==> flow/design.v <==
`timescale 1ns/10ps
module IOTDF( clk, rst, in_en, iot_in, fn_sel, busy, valid, iot_out);
input          clk;
input          rst;
input          in_en;
input  [7:0]   iot_in;
input  [2:0]   fn_sel;
output         busy;
output         valid;
output [127:0] iot_out;
localparam ENCRYPT = 1, DECRYPT = 2, CRC_GEN = 3, TOP2MAX = 4, LAST2MIN = 5;
localparam FUNC_LEFT_1 = 0, FUNC_LEFT_2 = 1, FUNC_RIGHT_1 = 2, FUNC_RIGHT_2 = 3, FUNC_KEEP = 4;
reg [3:0]cnt_read_r, cnt_read_w;  
reg [2:0]cnt_round_r, cnt_round_w;  
reg [1:0]start_output_flag_r, start_output_flag_w;  
reg [2:0] fn_sel_r;
wire [2:0]fn_sel_w = fn_sel;
reg [127:0]iot_in_r, iot_in_w;
reg valid_r;
reg [127:0]iot_out1_r, iot_out1_w;
reg [127:0]iot_out2_r, iot_out2_w;
wire [63:0]IP_out;
wire [31:0]IP_out_L, IP_out_R;
wire [63:0]FP_in, FP_out;
wire [31:0]XOR_out, XOR_in1, XOR_in2;
reg [31:0]MUX_out1_63_32, MUX_out1_31_0;
wire [63:0]MUX_out1_127_64;
wire [55:0]MUX_sub_key_gen_in;
reg [2:0]sub_key_gen_func;
wire [55:0]PC1_out;
wire [47:0]KEY;
wire [55:0]KEY_before_PC2_w, KEY_before_PC2_r;  
wire [2:0]CRC_remainder;
reg [10:0]crc_dividend_in;
reg [127:0]crc_iot_out1_w;
reg Is_in_biggerthan_out1_r, Is_in_biggerthan_out1_w;  
reg Is_in_biggerthan_out2_r, Is_in_biggerthan_out2_w;  
wire Is_in_biggerthan_out1_8b, Is_in_biggerthan_out2_8b;  
wire Is_in_equal_out1_8b, Is_in_equal_out2_8b;  
reg [7:0]cmp_in_in, cmp_in_out1, cmp_in_out2;  
assign busy = 0;
assign valid = valid_r; 
assign iot_out = ((fn_sel_r==TOP2MAX || fn_sel_r==LAST2MIN) && cnt_read_r==1)? iot_out1_r:iot_out2_r;  
always@(*)begin
	cnt_read_w = (in_en)?cnt_read_r + 1'b1:cnt_read_r;
end
always@(posedge clk or posedge rst)begin
	if(rst) cnt_read_r <= 0;
	else cnt_read_r <= cnt_read_w;
end
always@(*)begin
	cnt_round_w = (cnt_read_r==15)? cnt_round_r + 1'b1:cnt_round_r;
end
always@(posedge clk or posedge rst)begin
	if(rst) cnt_round_r <= 0;
	else cnt_round_r <= cnt_round_w;
end
always@(*)begin
	if(start_output_flag_r==0 && cnt_read_r==15)start_output_flag_w = 1;
	else if(start_output_flag_r==1 && cnt_read_r==15)start_output_flag_w = 2;
	else start_output_flag_w = start_output_flag_r;
end
always@(posedge clk or posedge rst)begin
	if(rst) start_output_flag_r <= 0;
	else start_output_flag_r <= start_output_flag_w;
end
always@(posedge clk)begin  
	if(rst)begin end
	else fn_sel_r <= fn_sel_w;
end
always@(posedge clk or posedge rst)begin
	if(rst) valid_r <= 1'b0;
	else if((fn_sel_r==TOP2MAX || fn_sel_r==LAST2MIN))begin
		valid_r <= ((cnt_read_r==0 || cnt_read_r==1) && cnt_round_r==0 && start_output_flag_r == 2);
	end
	else begin
		valid_r <= (cnt_read_r==0 && start_output_flag_r == 2);
	end 
end
always@(posedge clk)begin
	if(rst)begin end
	else iot_in_r <= iot_in_w;
end
always@(*)begin
	iot_out1_w = iot_out1_r;
	if(fn_sel_r==ENCRYPT || fn_sel_r==DECRYPT)begin
		iot_out1_w[63:0] = {MUX_out1_63_32, MUX_out1_31_0};
		iot_out1_w[119:64] = KEY_before_PC2_w;
	end
	else if(fn_sel_r==CRC_GEN)begin
		if(cnt_read_r==0)iot_out1_w = iot_in_r;
		else iot_out1_w = crc_iot_out1_w;
	end
	else begin  
		if(cnt_round_r==1 && cnt_read_r==0)begin  
			iot_out1_w = iot_in_r; 
		end
		else if(cnt_read_r==0)begin  
			if((fn_sel_r==TOP2MAX  &&   Is_in_biggerthan_out1_w &&  Is_in_biggerthan_out2_w)||
			   (fn_sel_r==LAST2MIN && (!Is_in_biggerthan_out1_w)&&(!Is_in_biggerthan_out2_w))) iot_out1_w = iot_in_r;
		end
	end
end
always@(posedge clk)begin
	if(rst)begin end
	else iot_out1_r <= iot_out1_w;
end
always@(*)begin
	iot_out2_w = iot_out2_r;
	if(fn_sel_r==ENCRYPT || fn_sel_r==DECRYPT)begin
		if(cnt_read_r==0)iot_out2_w[63:0] = FP_out;  
		if(cnt_read_r==1)iot_out2_w[127:64] = iot_in_r[127:64];  
	end
	else if(fn_sel_r==CRC_GEN)begin
		if(cnt_read_r==0)iot_out2_w = CRC_remainder; 
	end
	else begin  
		if(cnt_round_r==1 && cnt_read_r==0)begin  
			iot_out2_w = (fn_sel_r==TOP2MAX)? 0:{128{1'b1}};  
		end
		else if(cnt_read_r==0)begin  
			if(fn_sel_r==TOP2MAX && Is_in_biggerthan_out2_w)begin
				if(Is_in_biggerthan_out1_w) iot_out2_w = iot_out1_r;
				else iot_out2_w = iot_in_r;
			end
			if(fn_sel_r==LAST2MIN && !Is_in_biggerthan_out2_w)begin
				if(!Is_in_biggerthan_out1_w) iot_out2_w = iot_out1_r;
				else iot_out2_w = iot_in_r;
			end
		end
	end
end
always@(posedge clk)begin
	if(rst)begin end
	else iot_out2_r <= iot_out2_w;
end
assign IP_out = {iot_in_r[ 6],iot_in_r[14],iot_in_r[22],iot_in_r[30]
			    ,iot_in_r[38],iot_in_r[46],iot_in_r[54],iot_in_r[62]
			    ,iot_in_r[ 4],iot_in_r[12],iot_in_r[20],iot_in_r[28]
			    ,iot_in_r[36],iot_in_r[44],iot_in_r[52],iot_in_r[60]
			    ,iot_in_r[ 2],iot_in_r[10],iot_in_r[18],iot_in_r[26]
			    ,iot_in_r[34],iot_in_r[42],iot_in_r[50],iot_in_r[58]
			    ,iot_in_r[ 0],iot_in_r[ 8],iot_in_r[16],iot_in_r[24]
			    ,iot_in_r[32],iot_in_r[40],iot_in_r[48],iot_in_r[56]
			    ,iot_in_r[ 7],iot_in_r[15],iot_in_r[23],iot_in_r[31]
			    ,iot_in_r[39],iot_in_r[47],iot_in_r[55],iot_in_r[63]
			    ,iot_in_r[ 5],iot_in_r[13],iot_in_r[21],iot_in_r[29]
			    ,iot_in_r[37],iot_in_r[45],iot_in_r[53],iot_in_r[61]
			    ,iot_in_r[ 3],iot_in_r[11],iot_in_r[19],iot_in_r[27]
			    ,iot_in_r[35],iot_in_r[43],iot_in_r[51],iot_in_r[59]
			    ,iot_in_r[ 1],iot_in_r[ 9],iot_in_r[17],iot_in_r[25]
			    ,iot_in_r[33],iot_in_r[41],iot_in_r[49],iot_in_r[57]};
assign 	{IP_out_L, IP_out_R} = IP_out;
assign FP_in = {XOR_out, iot_out1_r[31:0]};
assign FP_out = {FP_in[24],FP_in[56],FP_in[16],FP_in[48]
			    ,FP_in[ 8],FP_in[40],FP_in[ 0],FP_in[32]
			    ,FP_in[25],FP_in[57],FP_in[17],FP_in[49]
			    ,FP_in[ 9],FP_in[41],FP_in[ 1],FP_in[33]
			    ,FP_in[26],FP_in[58],FP_in[18],FP_in[50]
			    ,FP_in[10],FP_in[42],FP_in[ 2],FP_in[34]
			    ,FP_in[27],FP_in[59],FP_in[19],FP_in[51]
			    ,FP_in[11],FP_in[43],FP_in[ 3],FP_in[35]
			    ,FP_in[28],FP_in[60],FP_in[20],FP_in[52]
			    ,FP_in[12],FP_in[44],FP_in[ 4],FP_in[36]
			    ,FP_in[29],FP_in[61],FP_in[21],FP_in[53]
			    ,FP_in[13],FP_in[45],FP_in[ 5],FP_in[37]
			    ,FP_in[30],FP_in[62],FP_in[22],FP_in[54]
			    ,FP_in[14],FP_in[46],FP_in[ 6],FP_in[38]
			    ,FP_in[31],FP_in[63],FP_in[23],FP_in[55]
			    ,FP_in[15],FP_in[47],FP_in[ 7],FP_in[39]};
assign PC1_out = {iot_in_r[ 71],iot_in_r[ 79],iot_in_r[ 87],iot_in_r[95]
				 ,iot_in_r[103],iot_in_r[111],iot_in_r[119],iot_in_r[127]
				 ,iot_in_r[ 70],iot_in_r[ 78],iot_in_r[ 86],iot_in_r[94]
				 ,iot_in_r[102],iot_in_r[110],iot_in_r[118],iot_in_r[126]
				 ,iot_in_r[ 69],iot_in_r[ 77],iot_in_r[ 85],iot_in_r[93]
				 ,iot_in_r[101],iot_in_r[109],iot_in_r[117],iot_in_r[125]
				 ,iot_in_r[ 68],iot_in_r[ 76],iot_in_r[ 84],iot_in_r[92]
				 ,iot_in_r[ 65],iot_in_r[ 73],iot_in_r[ 81],iot_in_r[89]
				 ,iot_in_r[ 97],iot_in_r[105],iot_in_r[113],iot_in_r[121]
				 ,iot_in_r[ 66],iot_in_r[ 74],iot_in_r[ 82],iot_in_r[90]
				 ,iot_in_r[ 98],iot_in_r[106],iot_in_r[114],iot_in_r[122]
				 ,iot_in_r[ 67],iot_in_r[ 75],iot_in_r[ 83],iot_in_r[91]
				 ,iot_in_r[ 99],iot_in_r[107],iot_in_r[115],iot_in_r[123]
				 ,iot_in_r[100],iot_in_r[108],iot_in_r[116],iot_in_r[124]};
assign KEY_before_PC2_r = iot_out1_r[119:64];
assign KEY = {KEY_before_PC2_r[42],KEY_before_PC2_r[39],KEY_before_PC2_r[45],KEY_before_PC2_r[32]			     
			 ,KEY_before_PC2_r[55],KEY_before_PC2_r[51],KEY_before_PC2_r[53],KEY_before_PC2_r[28]			     
			 ,KEY_before_PC2_r[41],KEY_before_PC2_r[50],KEY_before_PC2_r[35],KEY_before_PC2_r[46]			     
			 ,KEY_before_PC2_r[33],KEY_before_PC2_r[37],KEY_before_PC2_r[44],KEY_before_PC2_r[52]			     
			 ,KEY_before_PC2_r[30],KEY_before_PC2_r[48],KEY_before_PC2_r[40],KEY_before_PC2_r[49]			     
			 ,KEY_before_PC2_r[29],KEY_before_PC2_r[36],KEY_before_PC2_r[43],KEY_before_PC2_r[54]			     
			 ,KEY_before_PC2_r[15],KEY_before_PC2_r[ 4],KEY_before_PC2_r[25],KEY_before_PC2_r[19]			     
			 ,KEY_before_PC2_r[ 9],KEY_before_PC2_r[ 1],KEY_before_PC2_r[26],KEY_before_PC2_r[16]			     
			 ,KEY_before_PC2_r[ 5],KEY_before_PC2_r[11],KEY_before_PC2_r[23],KEY_before_PC2_r[ 8]			     
			 ,KEY_before_PC2_r[12],KEY_before_PC2_r[ 7],KEY_before_PC2_r[17],KEY_before_PC2_r[ 0]			     
			 ,KEY_before_PC2_r[22],KEY_before_PC2_r[ 3],KEY_before_PC2_r[10],KEY_before_PC2_r[14]			
			 ,KEY_before_PC2_r[ 6],KEY_before_PC2_r[20],KEY_before_PC2_r[27],KEY_before_PC2_r[24]};
always@(*)begin
	if(fn_sel_r==1)begin  
		if(cnt_read_r==0||cnt_read_r==1||cnt_read_r==8||cnt_read_r==15) sub_key_gen_func = FUNC_LEFT_1;  
		else sub_key_gen_func = FUNC_LEFT_2;  
	end
	else begin  
		if(cnt_read_r==0||cnt_read_r==1||cnt_read_r==8||cnt_read_r==15) sub_key_gen_func = (cnt_read_r==0)? FUNC_KEEP:FUNC_RIGHT_1;  
		else sub_key_gen_func = FUNC_RIGHT_2;  
	end
end
Sub_Key Sub_Key_u(
	.sub_key_in(MUX_sub_key_gen_in),
	.func_in(sub_key_gen_func),
	.sub_key_out(KEY_before_PC2_w));	
F_Function F_Function_u(
.key_in(KEY),
.R_in(iot_out1_r[31:0]),
.F_out(XOR_in2));
assign XOR_in1 = iot_out1_r[63:32];
assign XOR_out = XOR_in1 ^ XOR_in2;
assign MUX_sub_key_gen_in = (cnt_read_r==0)? PC1_out:KEY_before_PC2_r;
always@(*)begin
	if(cnt_read_r==0)MUX_out1_63_32 = IP_out_L;
	else MUX_out1_63_32 = iot_out1_r[31:0];
end
always@(*)begin
	if(cnt_read_r==0)MUX_out1_31_0 = IP_out_R;
	else MUX_out1_31_0 = XOR_out;
end
CRC_Gen CRC_Gen_u(
.crc_dividend_in(crc_dividend_in),  
.crc_remainder_out(CRC_remainder));
always@(*)begin
	Is_in_biggerthan_out1_w = (Is_in_equal_out1_8b)? Is_in_biggerthan_out1_r:Is_in_biggerthan_out1_8b;
	Is_in_biggerthan_out2_w = (Is_in_equal_out2_8b)? Is_in_biggerthan_out2_r:Is_in_biggerthan_out2_8b;
end
always@(posedge clk)begin
	if(rst)begin end
	else begin
		Is_in_biggerthan_out1_r <= Is_in_biggerthan_out1_w;
		Is_in_biggerthan_out2_r <= Is_in_biggerthan_out2_w;
	end
end
always@(*)begin
	iot_in_w = iot_in_r;
	crc_iot_out1_w = iot_out1_r;
	case(cnt_read_r)
	1:begin
		cmp_in_in   =   iot_in_r[7:0];
		cmp_in_out1 = iot_out1_r[7:0];
		cmp_in_out2 = iot_out2_r[7:0];
		iot_in_w[15:8] = iot_in;
		crc_dividend_in = iot_out1_r[127:117];
		crc_iot_out1_w[119:117] = CRC_remainder;
	end
	2:begin
		cmp_in_in   =   iot_in_r[15:8];
		cmp_in_out1 = iot_out1_r[15:8];
		cmp_in_out2 = iot_out2_r[15:8];
		iot_in_w[23:16] = iot_in;
		crc_dividend_in = iot_out1_r[119:109];
		crc_iot_out1_w[111:109] = CRC_remainder;
	end
	3:begin
		cmp_in_in   =   iot_in_r[23:16];
		cmp_in_out1 = iot_out1_r[23:16];
		cmp_in_out2 = iot_out2_r[23:16];
		iot_in_w[31:24] = iot_in;
		crc_dividend_in = iot_out1_r[111:101];
		crc_iot_out1_w[103:101] = CRC_remainder;
	end
	4:begin
		cmp_in_in   =   iot_in_r[31:24];
		cmp_in_out1 = iot_out1_r[31:24];
		cmp_in_out2 = iot_out2_r[31:24];
		iot_in_w[39:32] = iot_in;
		crc_dividend_in = iot_out1_r[103:93];
		crc_iot_out1_w[95:93] = CRC_remainder;
	end
	5:begin
		cmp_in_in   =   iot_in_r[39:32];
		cmp_in_out1 = iot_out1_r[39:32];
		cmp_in_out2 = iot_out2_r[39:32];
		iot_in_w[47:40] = iot_in;
		crc_dividend_in = iot_out1_r[95:85];
		crc_iot_out1_w[87:85] = CRC_remainder;
	end
	6:begin
		cmp_in_in   =   iot_in_r[47:40];
		cmp_in_out1 = iot_out1_r[47:40];
		cmp_in_out2 = iot_out2_r[47:40];
		iot_in_w[55:48] = iot_in;
		crc_dividend_in = iot_out1_r[87:77];
		crc_iot_out1_w[79:77] = CRC_remainder;
	end
	7:begin
		cmp_in_in   =   iot_in_r[55:48];
		cmp_in_out1 = iot_out1_r[55:48];
		cmp_in_out2 = iot_out2_r[55:48];
		iot_in_w[63:56] = iot_in;
		crc_dividend_in = iot_out1_r[79:69];
		crc_iot_out1_w[71:69] = CRC_remainder;
	end
	8:begin
		cmp_in_in   =   iot_in_r[63:56];
		cmp_in_out1 = iot_out1_r[63:56];
		cmp_in_out2 = iot_out2_r[63:56];
		iot_in_w[71:64] = iot_in;
		crc_dividend_in = iot_out1_r[71:61];
		crc_iot_out1_w[63:61] = CRC_remainder;
	end
	9:begin
		cmp_in_in   =   iot_in_r[71:64];
		cmp_in_out1 = iot_out1_r[71:64];
		cmp_in_out2 = iot_out2_r[71:64];
		iot_in_w[79:72] = iot_in;
		crc_dividend_in = iot_out1_r[63:53];
		crc_iot_out1_w[55:53] = CRC_remainder;
	end
	10:begin
		cmp_in_in   =   iot_in_r[79:72];
		cmp_in_out1 = iot_out1_r[79:72];
		cmp_in_out2 = iot_out2_r[79:72];
		iot_in_w[87:80] = iot_in;
		crc_dividend_in = iot_out1_r[55:45];
		crc_iot_out1_w[47:45] = CRC_remainder;
	end
	11:begin
		cmp_in_in   =   iot_in_r[87:80];
		cmp_in_out1 = iot_out1_r[87:80];
		cmp_in_out2 = iot_out2_r[87:80];
		iot_in_w[95:88] = iot_in;
		crc_dividend_in = iot_out1_r[47:37];
		crc_iot_out1_w[39:37] = CRC_remainder;
	end
	12:begin
		cmp_in_in   =   iot_in_r[95:88];
		cmp_in_out1 = iot_out1_r[95:88];
		cmp_in_out2 = iot_out2_r[95:88];
		iot_in_w[103:96] = iot_in;
		crc_dividend_in = iot_out1_r[39:29];
		crc_iot_out1_w[31:29] = CRC_remainder;
	end
	13:begin
		cmp_in_in   =   iot_in_r[103:96];
		cmp_in_out1 = iot_out1_r[103:96];
		cmp_in_out2 = iot_out2_r[103:96];
		iot_in_w[111:104] = iot_in;
		crc_dividend_in = iot_out1_r[31:21];
		crc_iot_out1_w[23:21] = CRC_remainder;
	end
	14:begin
		cmp_in_in   =   iot_in_r[111:104];
		cmp_in_out1 = iot_out1_r[111:104];
		cmp_in_out2 = iot_out2_r[111:104];
		iot_in_w[119:112] = iot_in;
		crc_dividend_in = iot_out1_r[23:13];
		crc_iot_out1_w[15:13] = CRC_remainder;
	end
	15:begin
		cmp_in_in   =   iot_in_r[119:112];
		cmp_in_out1 = iot_out1_r[119:112];
		cmp_in_out2 = iot_out2_r[119:112];
		iot_in_w[127:120] = iot_in;
		crc_dividend_in = iot_out1_r[15:5];
		crc_iot_out1_w[7:5] = CRC_remainder;
	end
	0:begin
		cmp_in_in   =   iot_in_r[127:120];
		cmp_in_out1 = iot_out1_r[127:120];
		cmp_in_out2 = iot_out2_r[127:120];
		iot_in_w[7:0] = iot_in;
		crc_dividend_in = {iot_out1_r[7:0], 3'b0};
	end
	endcase
end
assign Is_in_biggerthan_out1_8b = (cmp_in_in > cmp_in_out1);
assign Is_in_biggerthan_out2_8b = (cmp_in_in > cmp_in_out2);
assign Is_in_equal_out1_8b = (cmp_in_in == cmp_in_out1);
assign Is_in_equal_out2_8b = (cmp_in_in == cmp_in_out2);
endmodule
module F_Function(
input   [47:0] key_in,
input   [31:0] R_in,
output  [31:0] F_out);
wire [47:0]expansion_out = {R_in[ 0],R_in[31],R_in[30],R_in[29]
						   ,R_in[28],R_in[27],R_in[28],R_in[27]
						   ,R_in[26],R_in[25],R_in[24],R_in[23]
						   ,R_in[24],R_in[23],R_in[22],R_in[21]
						   ,R_in[20],R_in[19],R_in[20],R_in[19]
						   ,R_in[18],R_in[17],R_in[16],R_in[15]
						   ,R_in[16],R_in[15],R_in[14],R_in[13]
						   ,R_in[12],R_in[11],R_in[12],R_in[11]
						   ,R_in[10],R_in[ 9],R_in[ 8],R_in[ 7]
						   ,R_in[ 8],R_in[ 7],R_in[ 6],R_in[ 5]
						   ,R_in[ 4],R_in[ 3],R_in[ 4],R_in[ 3]
						   ,R_in[ 2],R_in[ 1],R_in[ 0],R_in[31]};
wire [47:0]xor_out = key_in ^ expansion_out;
wire [5:0]S1_in = xor_out[47:42];
wire [5:0]S2_in = xor_out[41:36];
wire [5:0]S3_in = xor_out[35:30];
wire [5:0]S4_in = xor_out[29:24];
wire [5:0]S5_in = xor_out[23:18];
wire [5:0]S6_in = xor_out[17:12];
wire [5:0]S7_in = xor_out[11: 6];
wire [5:0]S8_in = xor_out[ 5: 0];
reg [3:0]S1_out;
reg [3:0]S2_out;
reg [3:0]S3_out;
reg [3:0]S4_out;
reg [3:0]S5_out;
reg [3:0]S6_out;
reg [3:0]S7_out;
reg [3:0]S8_out;
always@(*)begin
	case({S1_in[5], S1_in[0]})
		2'b00:begin
			case(S1_in[4:1])
				4'b0000: S1_out = 14;
				4'b0001: S1_out = 4;
				4'b0010: S1_out = 13;
				4'b0011: S1_out = 1;
				4'b0100: S1_out = 2;
				4'b0101: S1_out = 15;
				4'b0110: S1_out = 11;
				4'b0111: S1_out = 8;
				4'b1000: S1_out = 3;
				4'b1001: S1_out = 10;
				4'b1010: S1_out = 6;
				4'b1011: S1_out = 12;
				4'b1100: S1_out = 5;
				4'b1101: S1_out = 9;
				4'b1110: S1_out = 0;
				4'b1111: S1_out = 7;
			endcase
		end
		2'b01:begin
			case(S1_in[4:1])
				4'b0000: S1_out = 0;
				4'b0001: S1_out = 15;
				4'b0010: S1_out = 7;
				4'b0011: S1_out = 4;
				4'b0100: S1_out = 14;
				4'b0101: S1_out = 2;
				4'b0110: S1_out = 13;
				4'b0111: S1_out = 1;
				4'b1000: S1_out = 10;
				4'b1001: S1_out = 6;
				4'b1010: S1_out = 12;
				4'b1011: S1_out = 11;
				4'b1100: S1_out = 9;
				4'b1101: S1_out = 5;
				4'b1110: S1_out = 3;
				4'b1111: S1_out = 8;
			endcase
		end
		2'b10:begin
			case(S1_in[4:1])
				4'b0000: S1_out = 4;
				4'b0001: S1_out = 1;
				4'b0010: S1_out = 14;
				4'b0011: S1_out = 8;
				4'b0100: S1_out = 13;
				4'b0101: S1_out = 6;
				4'b0110: S1_out = 2;
				4'b0111: S1_out = 11;
				4'b1000: S1_out = 15;
				4'b1001: S1_out = 12;
				4'b1010: S1_out = 9;
				4'b1011: S1_out = 7;
				4'b1100: S1_out = 3;
				4'b1101: S1_out = 10;
				4'b1110: S1_out = 5;
				4'b1111: S1_out = 0;
			endcase
		end
		2'b11:begin
			case(S1_in[4:1])
				4'b0000: S1_out = 15;
				4'b0001: S1_out = 12;
				4'b0010: S1_out = 8;
				4'b0011: S1_out = 2;
				4'b0100: S1_out = 4;
				4'b0101: S1_out = 9;
				4'b0110: S1_out = 1;
				4'b0111: S1_out = 7;
				4'b1000: S1_out = 5;
				4'b1001: S1_out = 11;
				4'b1010: S1_out = 3;
				4'b1011: S1_out = 14;
				4'b1100: S1_out = 10;
				4'b1101: S1_out = 0;
				4'b1110: S1_out = 6;
				4'b1111: S1_out = 13;
			endcase
		end
	endcase
end
always@(*)begin
	case({S2_in[5], S2_in[0]})
		2'b00:begin
			case(S2_in[4:1])
				4'b0000: S2_out = 15;
				4'b0001: S2_out = 1;
				4'b0010: S2_out = 8;
				4'b0011: S2_out = 14;
				4'b0100: S2_out = 6;
				4'b0101: S2_out = 11;
				4'b0110: S2_out = 3;
				4'b0111: S2_out = 4;
				4'b1000: S2_out = 9;
				4'b1001: S2_out = 7;
				4'b1010: S2_out = 2;
				4'b1011: S2_out = 13;
				4'b1100: S2_out = 12;
				4'b1101: S2_out = 0;
				4'b1110: S2_out = 5;
				4'b1111: S2_out = 10;
			endcase
		end
		2'b01:begin
			case(S2_in[4:1])
				4'b0000: S2_out = 3;
				4'b0001: S2_out = 13;
				4'b0010: S2_out = 4;
				4'b0011: S2_out = 7;
				4'b0100: S2_out = 15;
				4'b0101: S2_out = 2;
				4'b0110: S2_out = 8;
				4'b0111: S2_out = 14;
				4'b1000: S2_out = 12;
				4'b1001: S2_out = 0;
				4'b1010: S2_out = 1;
				4'b1011: S2_out = 10;
				4'b1100: S2_out = 6;
				4'b1101: S2_out = 9;
				4'b1110: S2_out = 11;
				4'b1111: S2_out = 5;
			endcase
		end
		2'b10:begin
			case(S2_in[4:1])
				4'b0000: S2_out = 0;
				4'b0001: S2_out = 14;
				4'b0010: S2_out = 7;
				4'b0011: S2_out = 11;
				4'b0100: S2_out = 10;
				4'b0101: S2_out = 4;
				4'b0110: S2_out = 13;
				4'b0111: S2_out = 1;
				4'b1000: S2_out = 5;
				4'b1001: S2_out = 8;
				4'b1010: S2_out = 12;
				4'b1011: S2_out = 6;
				4'b1100: S2_out = 9;
				4'b1101: S2_out = 3;
				4'b1110: S2_out = 2;
				4'b1111: S2_out = 15;
			endcase
		end
		2'b11:begin
			case(S2_in[4:1])
				4'b0000: S2_out = 13;
				4'b0001: S2_out = 8;
				4'b0010: S2_out = 10;
				4'b0011: S2_out = 1;
				4'b0100: S2_out = 3;
				4'b0101: S2_out = 15;
				4'b0110: S2_out = 4;
				4'b0111: S2_out = 2;
				4'b1000: S2_out = 11;
				4'b1001: S2_out = 6;
				4'b1010: S2_out = 7;
				4'b1011: S2_out = 12;
				4'b1100: S2_out = 0;
				4'b1101: S2_out = 5;
				4'b1110: S2_out = 14;
				4'b1111: S2_out = 9;
			endcase
		end
	endcase
end
always@(*)begin
	case({S3_in[5], S3_in[0]})
		2'b00:begin
			case(S3_in[4:1])
				4'b0000: S3_out = 10;
				4'b0001: S3_out = 0;
				4'b0010: S3_out = 9;
				4'b0011: S3_out = 14;
				4'b0100: S3_out = 6;
				4'b0101: S3_out = 3;
				4'b0110: S3_out = 15;
				4'b0111: S3_out = 5;
				4'b1000: S3_out = 1;
				4'b1001: S3_out = 13;
				4'b1010: S3_out = 12;
				4'b1011: S3_out = 7;
				4'b1100: S3_out = 11;
				4'b1101: S3_out = 4;
				4'b1110: S3_out = 2;
				4'b1111: S3_out = 8;
			endcase
		end
		2'b01:begin
			case(S3_in[4:1])
				4'b0000: S3_out = 13;
				4'b0001: S3_out = 7;
				4'b0010: S3_out = 0;
				4'b0011: S3_out = 9;
				4'b0100: S3_out = 3;
				4'b0101: S3_out = 4;
				4'b0110: S3_out = 6;
				4'b0111: S3_out = 10;
				4'b1000: S3_out = 2;
				4'b1001: S3_out = 8;
				4'b1010: S3_out = 5;
				4'b1011: S3_out = 14;
				4'b1100: S3_out = 12;
				4'b1101: S3_out = 11;
				4'b1110: S3_out = 15;
				4'b1111: S3_out = 1;
			endcase
		end
		2'b10:begin
			case(S3_in[4:1])
				4'b0000: S3_out = 13;
				4'b0001: S3_out = 6;
				4'b0010: S3_out = 4;
				4'b0011: S3_out = 9;
				4'b0100: S3_out = 8;
				4'b0101: S3_out = 15;
				4'b0110: S3_out = 3;
				4'b0111: S3_out = 0;
				4'b1000: S3_out = 11;
				4'b1001: S3_out = 1;
				4'b1010: S3_out = 2;
				4'b1011: S3_out = 12;
				4'b1100: S3_out = 5;
				4'b1101: S3_out = 10;
				4'b1110: S3_out = 14;
				4'b1111: S3_out = 7;
			endcase
		end
		2'b11:begin
			case(S3_in[4:1])
				4'b0000: S3_out = 1;
				4'b0001: S3_out = 10;
				4'b0010: S3_out = 13;
				4'b0011: S3_out = 0;
				4'b0100: S3_out = 6;
				4'b0101: S3_out = 9;
				4'b0110: S3_out = 8;
				4'b0111: S3_out = 7;
				4'b1000: S3_out = 4;
				4'b1001: S3_out = 15;
				4'b1010: S3_out = 14;
				4'b1011: S3_out = 3;
				4'b1100: S3_out = 11;
				4'b1101: S3_out = 5;
				4'b1110: S3_out = 2;
				4'b1111: S3_out = 12;
			endcase
		end
	endcase
end
always@(*)begin
	case({S4_in[5], S4_in[0]})
		2'b00:begin
			case(S4_in[4:1])
				4'b0000: S4_out = 7;
				4'b0001: S4_out = 13;
				4'b0010: S4_out = 14;
				4'b0011: S4_out = 3;
				4'b0100: S4_out = 0;
				4'b0101: S4_out = 6;
				4'b0110: S4_out = 9;
				4'b0111: S4_out = 10;
				4'b1000: S4_out = 1;
				4'b1001: S4_out = 2;
				4'b1010: S4_out = 8;
				4'b1011: S4_out = 5;
				4'b1100: S4_out = 11;
				4'b1101: S4_out = 12;
				4'b1110: S4_out = 4;
				4'b1111: S4_out = 15;
			endcase
		end
		2'b01:begin
			case(S4_in[4:1])
				4'b0000: S4_out = 13;
				4'b0001: S4_out = 8;
				4'b0010: S4_out = 11;
				4'b0011: S4_out = 5;
				4'b0100: S4_out = 6;
				4'b0101: S4_out = 15;
				4'b0110: S4_out = 0;
				4'b0111: S4_out = 3;
				4'b1000: S4_out = 4;
				4'b1001: S4_out = 7;
				4'b1010: S4_out = 2;
				4'b1011: S4_out = 12;
				4'b1100: S4_out = 1;
				4'b1101: S4_out = 10;
				4'b1110: S4_out = 14;
				4'b1111: S4_out = 9;
			endcase
		end
		2'b10:begin
			case(S4_in[4:1])
				4'b0000: S4_out = 10;
				4'b0001: S4_out = 6;
				4'b0010: S4_out = 9;
				4'b0011: S4_out = 0;
				4'b0100: S4_out = 12;
				4'b0101: S4_out = 11;
				4'b0110: S4_out = 7;
				4'b0111: S4_out = 13;
				4'b1000: S4_out = 15;
				4'b1001: S4_out = 1;
				4'b1010: S4_out = 3;
				4'b1011: S4_out = 14;
				4'b1100: S4_out = 5;
				4'b1101: S4_out = 2;
				4'b1110: S4_out = 8;
				4'b1111: S4_out = 4;
			endcase
		end
		2'b11:begin
			case(S4_in[4:1])
				4'b0000: S4_out = 3;
				4'b0001: S4_out = 15;
				4'b0010: S4_out = 0;
				4'b0011: S4_out = 6;
				4'b0100: S4_out = 10;
				4'b0101: S4_out = 1;
				4'b0110: S4_out = 13;
				4'b0111: S4_out = 8;
				4'b1000: S4_out = 9;
				4'b1001: S4_out = 4;
				4'b1010: S4_out = 5;
				4'b1011: S4_out = 11;
				4'b1100: S4_out = 12;
				4'b1101: S4_out = 7;
				4'b1110: S4_out = 2;
				4'b1111: S4_out = 14;
			endcase
		end
	endcase
end
always@(*)begin
	case({S5_in[5], S5_in[0]})
		2'b00:begin
			case(S5_in[4:1])
				4'b0000: S5_out = 2;
				4'b0001: S5_out = 12;
				4'b0010: S5_out = 4;
				4'b0011: S5_out = 1;
				4'b0100: S5_out = 7;
				4'b0101: S5_out = 10;
				4'b0110: S5_out = 11;
				4'b0111: S5_out = 6;
				4'b1000: S5_out = 8;
				4'b1001: S5_out = 5;
				4'b1010: S5_out = 3;
				4'b1011: S5_out = 15;
				4'b1100: S5_out = 13;
				4'b1101: S5_out = 0;
				4'b1110: S5_out = 14;
				4'b1111: S5_out = 9;
			endcase
		end
		2'b01:begin
			case(S5_in[4:1])
				4'b0000: S5_out = 14;
				4'b0001: S5_out = 11;
				4'b0010: S5_out = 2;
				4'b0011: S5_out = 12;
				4'b0100: S5_out = 4;
				4'b0101: S5_out = 7;
				4'b0110: S5_out = 13;
				4'b0111: S5_out = 1;
				4'b1000: S5_out = 5;
				4'b1001: S5_out = 0;
				4'b1010: S5_out = 15;
				4'b1011: S5_out = 10;
				4'b1100: S5_out = 3;
				4'b1101: S5_out = 9;
				4'b1110: S5_out = 8;
				4'b1111: S5_out = 6;
			endcase
		end
		2'b10:begin
			case(S5_in[4:1])
				4'b0000: S5_out = 4;
				4'b0001: S5_out = 2;
				4'b0010: S5_out = 1;
				4'b0011: S5_out = 11;
				4'b0100: S5_out = 10;
				4'b0101: S5_out = 13;
				4'b0110: S5_out = 7;
				4'b0111: S5_out = 8;
				4'b1000: S5_out = 15;
				4'b1001: S5_out = 9;
				4'b1010: S5_out = 12;
				4'b1011: S5_out = 5;
				4'b1100: S5_out = 6;
				4'b1101: S5_out = 3;
				4'b1110: S5_out = 0;
				4'b1111: S5_out = 14;
			endcase
		end
		2'b11:begin
			case(S5_in[4:1])
				4'b0000: S5_out = 11;
				4'b0001: S5_out = 8;
				4'b0010: S5_out = 12;
				4'b0011: S5_out = 7;
				4'b0100: S5_out = 1;
				4'b0101: S5_out = 14;
				4'b0110: S5_out = 2;
				4'b0111: S5_out = 13;
				4'b1000: S5_out = 6;
				4'b1001: S5_out = 15;
				4'b1010: S5_out = 0;
				4'b1011: S5_out = 9;
				4'b1100: S5_out = 10;
				4'b1101: S5_out = 4;
				4'b1110: S5_out = 5;
				4'b1111: S5_out = 3;
			endcase
		end
	endcase
end
always@(*)begin
	case({S6_in[5], S6_in[0]})
		2'b00:begin
			case(S6_in[4:1])
				4'b0000: S6_out = 12;
				4'b0001: S6_out = 1;
				4'b0010: S6_out = 10;
				4'b0011: S6_out = 15;
				4'b0100: S6_out = 9;
				4'b0101: S6_out = 2;
				4'b0110: S6_out = 6;
				4'b0111: S6_out = 8;
				4'b1000: S6_out = 0;
				4'b1001: S6_out = 13;
				4'b1010: S6_out = 3;
				4'b1011: S6_out = 4;
				4'b1100: S6_out = 14;
				4'b1101: S6_out = 7;
				4'b1110: S6_out = 5;
				4'b1111: S6_out = 11;
			endcase
		end
		2'b01:begin
			case(S6_in[4:1])
				4'b0000: S6_out = 10;
				4'b0001: S6_out = 15;
				4'b0010: S6_out = 4;
				4'b0011: S6_out = 2;
				4'b0100: S6_out = 7;
				4'b0101: S6_out = 12;
				4'b0110: S6_out = 9;
				4'b0111: S6_out = 5;
				4'b1000: S6_out = 6;
				4'b1001: S6_out = 1;
				4'b1010: S6_out = 13;
				4'b1011: S6_out = 14;
				4'b1100: S6_out = 0;
				4'b1101: S6_out = 11;
				4'b1110: S6_out = 3;
				4'b1111: S6_out = 8;
			endcase
		end
		2'b10:begin
			case(S6_in[4:1])
				4'b0000: S6_out = 9;
				4'b0001: S6_out = 14;
				4'b0010: S6_out = 15;
				4'b0011: S6_out = 5;
				4'b0100: S6_out = 2;
				4'b0101: S6_out = 8;
				4'b0110: S6_out = 12;
				4'b0111: S6_out = 3;
				4'b1000: S6_out = 7;
				4'b1001: S6_out = 0;
				4'b1010: S6_out = 4;
				4'b1011: S6_out = 10;
				4'b1100: S6_out = 1;
				4'b1101: S6_out = 13;
				4'b1110: S6_out = 11;
				4'b1111: S6_out = 6;
			endcase
		end
		2'b11:begin
			case(S6_in[4:1])
				4'b0000: S6_out = 4;
				4'b0001: S6_out = 3;
				4'b0010: S6_out = 2;
				4'b0011: S6_out = 12;
				4'b0100: S6_out = 9;
				4'b0101: S6_out = 5;
				4'b0110: S6_out = 15;
				4'b0111: S6_out = 10;
				4'b1000: S6_out = 11;
				4'b1001: S6_out = 14;
				4'b1010: S6_out = 1;
				4'b1011: S6_out = 7;
				4'b1100: S6_out = 6;
				4'b1101: S6_out = 0;
				4'b1110: S6_out = 8;
				4'b1111: S6_out = 13;
			endcase
		end
	endcase
end
always@(*)begin
	case({S7_in[5], S7_in[0]})
		2'b00:begin
			case(S7_in[4:1])
				4'b0000: S7_out = 4;
				4'b0001: S7_out = 11;
				4'b0010: S7_out = 2;
				4'b0011: S7_out = 14;
				4'b0100: S7_out = 15;
				4'b0101: S7_out = 0;
				4'b0110: S7_out = 8;
				4'b0111: S7_out = 13;
				4'b1000: S7_out = 3;
				4'b1001: S7_out = 12;
				4'b1010: S7_out = 9;
				4'b1011: S7_out = 7;
				4'b1100: S7_out = 5;
				4'b1101: S7_out = 10;
				4'b1110: S7_out = 6;
				4'b1111: S7_out = 1;
			endcase
		end
		2'b01:begin
			case(S7_in[4:1])
				4'b0000: S7_out = 13;
				4'b0001: S7_out = 0;
				4'b0010: S7_out = 11;
				4'b0011: S7_out = 7;
				4'b0100: S7_out = 4;
				4'b0101: S7_out = 9;
				4'b0110: S7_out = 1;
				4'b0111: S7_out = 10;
				4'b1000: S7_out = 14;
				4'b1001: S7_out = 3;
				4'b1010: S7_out = 5;
				4'b1011: S7_out = 12;
				4'b1100: S7_out = 2;
				4'b1101: S7_out = 15;
				4'b1110: S7_out = 8;
				4'b1111: S7_out = 6;
			endcase
		end
		2'b10:begin
			case(S7_in[4:1])
				4'b0000: S7_out = 1;
				4'b0001: S7_out = 4;
				4'b0010: S7_out = 11;
				4'b0011: S7_out = 13;
				4'b0100: S7_out = 12;
				4'b0101: S7_out = 3;
				4'b0110: S7_out = 7;
				4'b0111: S7_out = 14;
				4'b1000: S7_out = 10;
				4'b1001: S7_out = 15;
				4'b1010: S7_out = 6;
				4'b1011: S7_out = 8;
				4'b1100: S7_out = 0;
				4'b1101: S7_out = 5;
				4'b1110: S7_out = 9;
				4'b1111: S7_out = 2;
			endcase
		end
		2'b11:begin
			case(S7_in[4:1])
				4'b0000: S7_out = 6;
				4'b0001: S7_out = 11;
				4'b0010: S7_out = 13;
				4'b0011: S7_out = 8;
				4'b0100: S7_out = 1;
				4'b0101: S7_out = 4;
				4'b0110: S7_out = 10;
				4'b0111: S7_out = 7;
				4'b1000: S7_out = 9;
				4'b1001: S7_out = 5;
				4'b1010: S7_out = 0;
				4'b1011: S7_out = 15;
				4'b1100: S7_out = 14;
				4'b1101: S7_out = 2;
				4'b1110: S7_out = 3;
				4'b1111: S7_out = 12;
			endcase
		end
	endcase
end
always@(*)begin
	case({S8_in[5], S8_in[0]})
		2'b00:begin
			case(S8_in[4:1])
				4'b0000: S8_out = 13;
				4'b0001: S8_out = 2;
				4'b0010: S8_out = 8;
				4'b0011: S8_out = 4;
				4'b0100: S8_out = 6;
				4'b0101: S8_out = 15;
				4'b0110: S8_out = 11;
				4'b0111: S8_out = 1;
				4'b1000: S8_out = 10;
				4'b1001: S8_out = 9;
				4'b1010: S8_out = 3;
				4'b1011: S8_out = 14;
				4'b1100: S8_out = 5;
				4'b1101: S8_out = 0;
				4'b1110: S8_out = 12;
				4'b1111: S8_out = 7;
			endcase
		end
		2'b01:begin
			case(S8_in[4:1])
				4'b0000: S8_out = 1;
				4'b0001: S8_out = 15;
				4'b0010: S8_out = 13;
				4'b0011: S8_out = 8;
				4'b0100: S8_out = 10;
				4'b0101: S8_out = 3;
				4'b0110: S8_out = 7;
				4'b0111: S8_out = 4;
				4'b1000: S8_out = 12;
				4'b1001: S8_out = 5;
				4'b1010: S8_out = 6;
				4'b1011: S8_out = 11;
				4'b1100: S8_out = 0;
				4'b1101: S8_out = 14;
				4'b1110: S8_out = 9;
				4'b1111: S8_out = 2;
			endcase
		end
		2'b10:begin
			case(S8_in[4:1])
				4'b0000: S8_out = 7;
				4'b0001: S8_out = 11;
				4'b0010: S8_out = 4;
				4'b0011: S8_out = 1;
				4'b0100: S8_out = 9;
				4'b0101: S8_out = 12;
				4'b0110: S8_out = 14;
				4'b0111: S8_out = 2;
				4'b1000: S8_out = 0;
				4'b1001: S8_out = 6;
				4'b1010: S8_out = 10;
				4'b1011: S8_out = 13;
				4'b1100: S8_out = 15;
				4'b1101: S8_out = 3;
				4'b1110: S8_out = 5;
				4'b1111: S8_out = 8;
			endcase
		end
		2'b11:begin
			case(S8_in[4:1])
				4'b0000: S8_out = 2;
				4'b0001: S8_out = 1;
				4'b0010: S8_out = 14;
				4'b0011: S8_out = 7;
				4'b0100: S8_out = 4;
				4'b0101: S8_out = 10;
				4'b0110: S8_out = 8;
				4'b0111: S8_out = 13;
				4'b1000: S8_out = 15;
				4'b1001: S8_out = 12;
				4'b1010: S8_out = 9;
				4'b1011: S8_out = 0;
				4'b1100: S8_out = 3;
				4'b1101: S8_out = 5;
				4'b1110: S8_out = 6;
				4'b1111: S8_out = 11;
			endcase
		end
	endcase
end
wire [31:0]P_in = {S1_out,S2_out,S3_out,S4_out,S5_out,S6_out,S7_out,S8_out};
assign F_out = {P_in[16],P_in[25],P_in[12],P_in[11]
			   ,P_in[ 3],P_in[20],P_in[ 4],P_in[15]
			   ,P_in[31],P_in[17],P_in[ 9],P_in[ 6]
			   ,P_in[27],P_in[14],P_in[ 1],P_in[22]
			   ,P_in[30],P_in[24],P_in[ 8],P_in[18]
			   ,P_in[ 0],P_in[ 5],P_in[29],P_in[23]
			   ,P_in[13],P_in[19],P_in[ 2],P_in[26]
			   ,P_in[10],P_in[21],P_in[28],P_in[ 7]};
endmodule
module Sub_Key(
input   [55:0] sub_key_in,
input   [2:0] func_in,
output  reg[55:0] sub_key_out);
localparam FUNC_LEFT_1 = 0, FUNC_LEFT_2 = 1, FUNC_RIGHT_1 = 2, FUNC_RIGHT_2 = 3, FUNC_KEEP = 4;
wire [27:0]sub_key_in_msb = sub_key_in[55:28];
wire [27:0]sub_key_in_lsb = sub_key_in[27:0];
wire [27:0]sub_key_in_msb_left_1 = {sub_key_in_msb[26:0], sub_key_in_msb[27]};
wire [27:0]sub_key_in_lsb_left_1 = {sub_key_in_lsb[26:0], sub_key_in_lsb[27]};
wire [27:0]sub_key_in_msb_left_2 = {sub_key_in_msb[25:0], sub_key_in_msb[27:26]};
wire [27:0]sub_key_in_lsb_left_2 = {sub_key_in_lsb[25:0], sub_key_in_lsb[27:26]};
wire [27:0]sub_key_in_msb_right_1 = {sub_key_in_msb[0], sub_key_in_msb[27:1]};
wire [27:0]sub_key_in_lsb_right_1 = {sub_key_in_lsb[0], sub_key_in_lsb[27:1]};
wire [27:0]sub_key_in_msb_right_2 = {sub_key_in_msb[1:0], sub_key_in_msb[27:2]};
wire [27:0]sub_key_in_lsb_right_2 = {sub_key_in_lsb[1:0], sub_key_in_lsb[27:2]};
always@(*)begin
	case(func_in)
		FUNC_LEFT_1: sub_key_out = {sub_key_in_msb_left_1, sub_key_in_lsb_left_1};
		FUNC_LEFT_2: sub_key_out = {sub_key_in_msb_left_2, sub_key_in_lsb_left_2};
		FUNC_RIGHT_1: sub_key_out = {sub_key_in_msb_right_1, sub_key_in_lsb_right_1};
		FUNC_RIGHT_2: sub_key_out = {sub_key_in_msb_right_2, sub_key_in_lsb_right_2};
		FUNC_KEEP: sub_key_out = sub_key_in;
		default: sub_key_out = sub_key_in;
	endcase
end
endmodule
module CRC_Gen(
input   [10:0] crc_dividend_in,
output   [2:0] crc_remainder_out);
assign crc_remainder_out[2] =  crc_dividend_in[9] ^ crc_dividend_in[8] ^ crc_dividend_in[6] ^ crc_dividend_in[5] ^ crc_dividend_in[3] ^ crc_dividend_in[2];
assign crc_remainder_out[1] =  crc_dividend_in[10] ^ crc_dividend_in[9] ^ crc_dividend_in[7] ^ crc_dividend_in[6] ^ crc_dividend_in[4] ^ crc_dividend_in[3] ^ crc_dividend_in[1];
assign crc_remainder_out[0] =  crc_dividend_in[0];
endmodule
Appendix: tool output

## Reports on IOTDF

Tool output for the design above before and after an edit, in the order of the flow.
Lines under "before" count in the file above, lines under "after" in the edited file.
"difference": "after" minus "before" as printed here. "rel. change": 100 x difference / "before".
Operators carry their Yosys type and port widths (W data, S select, Z words).
Cell names lack the library's common part.
Not given: -

| inputs | value |
|---|---|
| top module | IOTDF |
| clock port | clk |
| library | sky130hd |
| corner | tt_025C_1v80 |

## The edit

The edit as a unified diff against the file above.
A script made this edit. It changes what the design does and was not meant as an optimisation.

```diff
@@ -50,5 +50,5 @@
 end
 always@(*)begin
-	cnt_round_w = (cnt_read_r==15)? cnt_round_r + 1'b1:cnt_round_r;
+	cnt_round_w = (cnt_read_r==15)? cnt_round_r - 1'b1:cnt_round_r;
 end
 always@(posedge clk or posedge rst)begin
```

## After elaboration

Source: Yosys, flattened and elaborated, memories not mapped. Widths are those after wreduce. Registers that Yosys merges into a memory's read port (data or address) are not register bits. Print and check cells do not count.
Memory sizes are those after Yosys's memory passes, which may raise the word count (mostly to a power of two), join words into wider ones and drop unused or constant bits.

Operators by class:

| item | before | after | difference | rel. change (%) |
|---|---|---|---|---|
| mux-type cells | 77 | 77 | 0 | 0.00 |
| reductions and logical operators | 106 | 106 | 0 | 0.00 |
| add/sub/neg operators | 2 | 2 | 0 | 0.00 |
| bitwise operators | 31 | 31 | 0 | 0.00 |
| order comparisons | 2 | 2 | 0 | 0.00 |
| equal/unequal tests | 71 | 71 | 0 | 0.00 |

Operator list:

| kind | before | after | difference | rel. change (%) |
|---|---|---|---|---|
| $add A3 B1 Y3 const B | 1 | 0 | -1 | -100.00 |
| $sub A3 B1 Y3 const B | 0 | 1 | +1 | - |

Unchanged operator kinds not shown: 47.

Bit counts:

| item | before | after | difference | rel. change (%) |
|---|---|---|---|---|
| register bits after elaboration | 399 | 399 | 0 | 0.00 |
| word-level cells | 363 | 363 | 0 | 0.00 |
| bits in read-only memories | 2048 | 2048 | 0 | 0.00 |
| output and inout port bits | 130 | 130 | 0 | 0.00 |
| memories | 32 | 32 | 0 | 0.00 |

Memory list:

| item | before | after |
|---|---|---|
| words x width with read and write ports | 16 x 4 bit 1R0W; 16 x 4 bit 1R0W; 16 x 4 bit 1R0W; 16 x 4 bit 1R0W; 16 x 4 bit 1R0W; 16 x 4 bit 1R0W; (+26) | 16 x 4 bit 1R0W; 16 x 4 bit 1R0W; 16 x 4 bit 1R0W; 16 x 4 bit 1R0W; 16 x 4 bit 1R0W; 16 x 4 bit 1R0W; (+26) |

A list marked (+n) leaves out that many cells.

## Logic depth

Depth = most cells in a row (Yosys ltp): at word level without a register or memory, in the mapped netlist without a sequential cell, where the memories' decode and read muxes count.

Depth:

| item | before | after | difference | rel. change (%) |
|---|---|---|---|---|
| depth in word-level cells | 13 | 13 | 0 | 0.00 |
| ABC_AREA | 0 | 0 | - | - |
| mapped depth | 24 | 24 | 0 | 0.00 |
| gate-level depth less buffers | 19 | 17 | -2 | -10.53 |

## Mapped cells and area

Source: synth_stat.txt of the flow (Yosys; design flattened, memories mapped). It holds for the ABC_AREA given above (unset counts as 0); a run with the other value may have another netlist.

Mapped netlist:

| item | before | after | difference | rel. change (%) |
|---|---|---|---|---|
| flip-flops | 400 | 400 | 0 | 0.00 |
| buffer cells | 392 | 374 | -18 | -4.59 |
| synthesis area (um2) | 31208.7 | 30758.2 | -450.5 | -1.44 |
| standard cells after synthesis | 3366 | 3452 | +86 | +2.55 |

Cell types:

| cell type | before | after | difference | rel. change (%) |
|---|---|---|---|---|
| nand2_1 | 329 | 479 | +150 | +45.59 |
| a21oi_1 | 234 | 328 | +94 | +40.17 |
| o2bb2ai_1 | 69 | 5 | -64 | -92.75 |
| and3_1 | 77 | 25 | -52 | -67.53 |
| a21o_1 | 13 | 61 | +48 | +369.23 |
| clkbuf_1 | 301 | 254 | -47 | -15.61 |
| a31oi_1 | 49 | 91 | +42 | +85.71 |
| a211oi_1 | 106 | 71 | -35 | -33.02 |
| o21ai_1 | 2 | 28 | +26 | +1300.00 |
| nand3_1 | 94 | 71 | -23 | -24.47 |
| nor2_1 | 176 | 196 | +20 | +11.36 |
| buf_2 | 59 | 79 | +20 | +33.90 |
| nor3b_1 | 21 | 1 | -20 | -95.24 |
| inv_1 | 46 | 31 | -15 | -32.61 |
| a311oi_1 | 38 | 23 | -15 | -39.47 |
| a21boi_0 | 16 | 2 | -14 | -87.50 |
| o21ai_0 | 249 | 261 | +12 | +4.82 |
| mux4_2 | 38 | 26 | -12 | -31.58 |

Unchanged cell types not shown: 18.
Not every row of either side is listed.
The figures by module come from a second, unflattened synthesis with its own total; it is not the netlist above.

Second synthesis, totals:

| item | before | after | difference | rel. change (%) |
|---|---|---|---|---|
| cell total of the unflattened synthesis | 3453 | 3478 | +25 | +0.72 |
| area total of the unflattened synthesis (um2) | 32429.9 | 32291.0 | -138.9 | -0.43 |

Rows give one instance, submodules left out.

By module, before:

| module | instances | area (um2) | cells | seq. area (um2) |
|---|---|---|---|---|
| IOTDF | 1 | 25039.0 | 2451 | 11957.7 |
| F_Function | 1 | 5141.2 | 702 | 0.0 |
| Sub_Key | 1 | 2148.3 | 293 | 0.0 |
| CRC_Gen | 1 | 101.3 | 7 | 0.0 |

By module, after:

| module | instances | area (um2) | cells | seq. area (um2) |
|---|---|---|---|---|
| IOTDF | 1 | 24900.1 | 2476 | 11957.7 |
| F_Function | 1 | 5141.2 | 702 | 0.0 |
| Sub_Key | 1 | 2148.3 | 293 | 0.0 |
| CRC_Gen | 1 | 101.3 | 7 | 0.0 |

## Path before layout

OpenSTA on the mapped netlist: ideal clock, no wires. The path of least setup slack (recovery checks aside). Input and output delay are each 20% of the period. Register names are those of the netlist, which keeps one name where synthesis merged equal registers.

Path after synthesis:

| item | before | after | difference | rel. change (%) |
|---|---|---|---|---|
| kind | register to register | register to register | - | - |
| start point | reg cnt_read_r[0] | reg cnt_read_r[0] | - | - |
| end point | reg iot_out2_r[100] | reg iot_out2_r[100] | - | - |
| driving pins on the path | 21 | 23 | +2 | +9.52 |
| path delay (ps) | 8724 | 8815 | +91 | +1.04 |
| slack (ps) | -2724 | -2815 | -91 | - |
| arrival (ps) | 8159 | 8250 | +91 | +1.12 |
| library setup time (ps) | 565 | 565 | 0 | - |
| clock period (ps) | 6000 | 6000 | 0 | 0.00 |
| launch time at the first pin (ps) | 0 | 0 | 0 | - |
| synthesis period reached (ps) | 8724 | 8815 | +91 | +1.04 |

"path delay" is the arrival time less input delay plus setup time.
"driving pins on the path": output pins that drive a net of the path, with the launching flip-flop's if there is one; two outputs of one cell count as two.
"synthesis period reached" is the clock period less the worst setup slack; recovery checks do not enter. This is arithmetic on one report: input and output delays are still those of the set period (20% each).
The rows between start and end are the longest chain of elaborated cells between them; the timing report does not say that the signal goes this way. Where chains are equally long, one stands for them.
A line is the first line of the expression or statement that the cell stems from. Yosys adds cells for indexed reads and writes and turns some case tables into memories.
before: Only ways into the end's enable, where the timed path ends, are counted here.

| on the way, after synthesis, before | value |
|---|---|
| path through | dfrtp_1 > inv_1 > ha_1 > buf_2 > buf_2 > nor3b_1 > clkbuf_1 > buf_1 > a222oi_1 > and3_1 > a41oi_1 > ha_1 > a21o_1 > a21o_1 > a21oi_1 > a21o_1 > inv_1 > a21o_1 > a21oi_1 > nor2_1 > nor3_1 |
| length of the longest elaborated chain | 8 |
| elaborated cells on any way between the ends | 30 |

RTL lines, path after synthesis, before:

| item | line | RTL |
|---|---|---|
| start: declaration | 13 | `reg [3:0]cnt_read_r, cnt_read_w;` |
| start: assignment | 48 | `if(rst) cnt_read_r <= 0;` |
| start: assignment | 49 | `else cnt_read_r <= cnt_read_w;` |
| $logic_not A4 Y1 | 244 | `case(cnt_read_r)` |
| $pmux W8 S16 | 244 |  |
| $gt A8 B8 Y1 | 375 | `assign Is_in_biggerthan_out2_8b = (cmp_in_in > cmp_in_out2);` |
| $mux W1 | 232 | `Is_in_biggerthan_out2_w = (Is_in_equal_out2_8b)? Is_in_biggerthan_out2_r:Is_in_biggerthan_out2_8b;` |
| $logic_not A1 Y1 | 126 | `if(fn_sel_r==LAST2MIN && !Is_in_biggerthan_out2_w)begin` |
| $logic_and A1 B1 Y1 | 126 |  |
| $reduce_bool A5 Y1 | - |  |
| $reduce_and A5 Y1 | - |  |
| end: assignment | 135 | `else iot_out2_r <= iot_out2_w;` |
| end: declaration | 21 | `reg [127:0]iot_out2_r, iot_out2_w;` |

Nets of the timed path that keep an RTL name, with a line that drives or declares them; the list need not be complete.

Named nets, after synthesis, before:

| net | line |
|---|---|
| Is_in_biggerthan_out2_w | 232 |

after: Only ways into the end's enable, where the timed path ends, are counted here.

| on the way, after synthesis, after | value |
|---|---|
| path through | dfrtp_1 > inv_1 > ha_1 > buf_2 > buf_2 > buf_2 > clkbuf_1 > and2_1 > clkbuf_1 > clkbuf_1 > a22oi_1 > nand4_1 > nor3_1 > nor2_1 > ha_1 > a31oi_1 > nor2b_1 > nor4b_1 > nor2_1 > nand2_1 > a21o_1 > a21oi_1 > nor3_1 |
| length of the longest elaborated chain | 8 |
| elaborated cells on any way between the ends | 30 |

RTL lines, path after synthesis, after:

| item | line | RTL |
|---|---|---|
| start: declaration | 13 | `reg [3:0]cnt_read_r, cnt_read_w;` |
| start: assignment | 48 | `if(rst) cnt_read_r <= 0;` |
| start: assignment | 49 | `else cnt_read_r <= cnt_read_w;` |
| $logic_not A4 Y1 | 244 | `case(cnt_read_r)` |
| $pmux W8 S16 | 244 |  |
| $gt A8 B8 Y1 | 375 | `assign Is_in_biggerthan_out2_8b = (cmp_in_in > cmp_in_out2);` |
| $mux W1 | 232 | `Is_in_biggerthan_out2_w = (Is_in_equal_out2_8b)? Is_in_biggerthan_out2_r:Is_in_biggerthan_out2_8b;` |
| $logic_not A1 Y1 | 126 | `if(fn_sel_r==LAST2MIN && !Is_in_biggerthan_out2_w)begin` |
| $logic_and A1 B1 Y1 | 126 |  |
| $reduce_bool A5 Y1 | - |  |
| $reduce_and A5 Y1 | - |  |
| end: assignment | 135 | `else iot_out2_r <= iot_out2_w;` |
| end: declaration | 21 | `reg [127:0]iot_out2_r, iot_out2_w;` |

Named nets, after synthesis, after:

| net | line |
|---|---|
| Is_in_biggerthan_out2_w | 232 |

## Path in the finished layout

Path of least setup slack in the final report of the runs of pair 1 (OpenROAD, finished layout, wires in). Where an end is a register, its clock arrival counts in the times.
The path's times are printed in steps of 10 ps; the period is the one set.

Path after layout:

| item | before | after | difference | rel. change (%) |
|---|---|---|---|---|
| kind | register to register | register to register | - | - |
| start point | reg cnt_read_r[0] | reg cnt_read_r[1] | - | - |
| end point | reg iot_out2_r[112] | reg iot_out1_r[84] | - | - |
| launch time at the first pin (ps) | 590 | 600 | +10 | +1.69 |
| clock period (ps) | 6000 | 6000 | 0 | 0.00 |
| arrival (ps) | 6110 | 5900 | -210 | -3.44 |
| library setup time (ps) | 200 | 320 | +120 | - |
| slack (ps) | 280 | 370 | +90 | - |
| driving pins on the path | 21 | 20 | -1 | -4.76 |

The rows between start and end are the longest chain of elaborated cells between them; the timing report does not say that the signal goes this way. Where chains are equally long, one stands for them.
before: The path ends at the data pin of a flip-flop with enable; ways to the enable are not counted.

| on the way, after layout, before | value |
|---|---|
| path through | dfrtp_1 > inv_1 > ha_1 > and3_1 > buf_4 > a22oi_1 > buf_4 > nand3_1 > nor2_1 > a31oi_1 > ha_1 > o21ai_0 > a31o_2 > a21o_1 > a311o_2 > nand2_4 > buf_12 > buf_12 > buf_12 > a21oi_1 > o2bb2ai_1 |
| length of the longest elaborated chain | 11 |
| elaborated cells on any way between the ends | 39 |

RTL lines, path after layout, before:

| item | line | RTL |
|---|---|---|
| start: declaration | 13 | `reg [3:0]cnt_read_r, cnt_read_w;` |
| start: assignment | 48 | `if(rst) cnt_read_r <= 0;` |
| start: assignment | 49 | `else cnt_read_r <= cnt_read_w;` |
| $logic_not A4 Y1 | 244 | `case(cnt_read_r)` |
| $pmux W8 S16 | 244 |  |
| $gt A8 B8 Y1 | 374 | `assign Is_in_biggerthan_out1_8b = (cmp_in_in > cmp_in_out1);` |
| $mux W1 | 231 | `Is_in_biggerthan_out1_w = (Is_in_equal_out1_8b)? Is_in_biggerthan_out1_r:Is_in_biggerthan_out1_8b;` |
| $mux W128 | 123 | `if(Is_in_biggerthan_out1_w) iot_out2_w = iot_out1_r;` |
| $mux W128 | 122 | `if(fn_sel_r==TOP2MAX && Is_in_biggerthan_out2_w)begin` |
| $mux W128 | 126 | `if(fn_sel_r==LAST2MIN && !Is_in_biggerthan_out2_w)begin` |
| $mux W128 | 121 | `else if(cnt_read_r==0)begin` |
| $mux W128 | 118 | `if(cnt_round_r==1 && cnt_read_r==0)begin` |
| $mux W128 | 114 | `else if(fn_sel_r==CRC_GEN)begin` |
| $mux W64 | 110 | `if(fn_sel_r==ENCRYPT \|\| fn_sel_r==DECRYPT)begin` |
| end: assignment | 135 | `else iot_out2_r <= iot_out2_w;` |
| end: declaration | 21 | `reg [127:0]iot_out2_r, iot_out2_w;` |

after: Only ways into the end's enable, where the timed path ends, are counted here.

| on the way, after layout, after | value |
|---|---|
| path through | dfrtp_1 > inv_1 > ha_1 > buf_4 > and3b_1 > buf_4 > a222oi_1 > nand3_1 > or3_1 > o21ai_0 > ha_1 > nor2b_1 > nor4b_2 > o21ai_0 > a2bb2oi_1 > o211ai_1 > a21oi_1 > buf_4 > nor2_4 > buf_12 |
| length of the longest elaborated chain | 10 |
| elaborated cells on any way between the ends | 37 |

RTL lines, path after layout, after:

| item | line | RTL |
|---|---|---|
| start: declaration | 13 | `reg [3:0]cnt_read_r, cnt_read_w;` |
| start: assignment | 48 | `if(rst) cnt_read_r <= 0;` |
| start: assignment | 49 | `else cnt_read_r <= cnt_read_w;` |
| $logic_not A4 Y1 | 244 | `case(cnt_read_r)` |
| $pmux W8 S16 | 244 |  |
| $gt A8 B8 Y1 | 374 | `assign Is_in_biggerthan_out1_8b = (cmp_in_in > cmp_in_out1);` |
| $mux W1 | 231 | `Is_in_biggerthan_out1_w = (Is_in_equal_out1_8b)? Is_in_biggerthan_out1_r:Is_in_biggerthan_out1_8b;` |
| $logic_not A1 Y1 | 100 | `(fn_sel_r==LAST2MIN && (!Is_in_biggerthan_out1_w)&&(!Is_in_biggerthan_out2_w))) iot_out1_w = iot_in_r;` |
| $logic_and A1 B1 Y1 (2 in a row) | 100 |  |
| $logic_or A1 B1 Y1 | 99 | `if((fn_sel_r==TOP2MAX && Is_in_biggerthan_out1_w && Is_in_biggerthan_out2_w)\|\|` |
| $reduce_bool A4 Y1 | - |  |
| $reduce_and A4 Y1 | - |  |
| end: assignment | 106 | `else iot_out1_r <= iot_out1_w;` |
| end: declaration | 20 | `reg [127:0]iot_out1_r, iot_out1_w;` |

## Flow runs

Both versions went through the flow (Yosys, OpenROAD) with the same settings in each pair. Constraints: input delay and output delay 20% of the set period each, output load 0.01 pF.

| flow settings, pair 1 | value |
|---|---|
| CORE_UTILIZATION | 30 |
| SETUP_SLACK_MARGIN | 0.1 |
| period_ns | 6.0 |
| CAP_MARGIN | 20 |
| CORE_MARGIN | 2 |
| SLEW_MARGIN | 20 |

Final reports, pair 1:

| item | before | after | difference | rel. change (%) |
|---|---|---|---|---|
| smallest setup slack (ps) | 282 | 375 | +93 | - |
| achieved clock period (ps) | 5718 | 5625 | -93 | -1.63 |
| worst hold slack in the final report (ps) | 482 | 494 | +12 | - |
| total negative slack on setup checks (ps) | 0 | 0 | 0 | - |
| standard-cell area after layout (um2) | 36722.7 | 35825.6 | -897.1 | -2.44 |
| utilization after routing (%) | 35.5 | 35.2 | -0.3 | - |
| die size (um2) | 106625.0 | 105106.0 | -1519.0 | -1.42 |
| area of the synthesized netlist (um2) | 31208.7 | 30758.2 | -450.5 | -1.44 |

| flow settings, pair 2 | value |
|---|---|
| ABC_AREA | 0 |
| CAP_MARGIN | 0 |
| CELL_PAD_IN_SITES_DETAIL_PLACEMENT | 0 |
| CORE_ASPECT_RATIO | 1.92 |
| CORE_UTILIZATION | 22 |
| HOLD_SLACK_MARGIN | -0.06 |
| MAX_ROUTING_LAYER | met4 |
| PLACE_DENSITY_LB_ADDON | 0.19 |
| TNS_END_PERCENT | 75 |
| period_ns | 3.44 |
| CORE_MARGIN | 2 |
| SLEW_MARGIN | 20 |

Final reports, pair 2:

| item | before | after | difference | rel. change (%) |
|---|---|---|---|---|
| smallest setup slack (ps) | -1979 | -2134 | -155 | - |
| achieved clock period (ps) | 5419 | 5574 | +155 | +2.86 |
| worst hold slack in the final report (ps) | 487 | 492 | +5 | - |
| total negative slack on setup checks (ps) | -842706 | -925031 | -82325 | - |
| standard-cell area after layout (um2) | 46977.6 | 44411.3 | -2566.3 | -5.46 |
| utilization after routing (%) | 33.3 | 31.9 | -1.4 | - |
| die size (um2) | 145047.0 | 142976.0 | -2071.0 | -1.43 |
| area of the synthesized netlist (um2) | 31208.7 | 30758.2 | -450.5 | -1.44 |

"achieved clock period" is the run's clock period less its worst setup slack. It is reckoned from that one timing run; input and output delays stay at 20% of the period that was set.
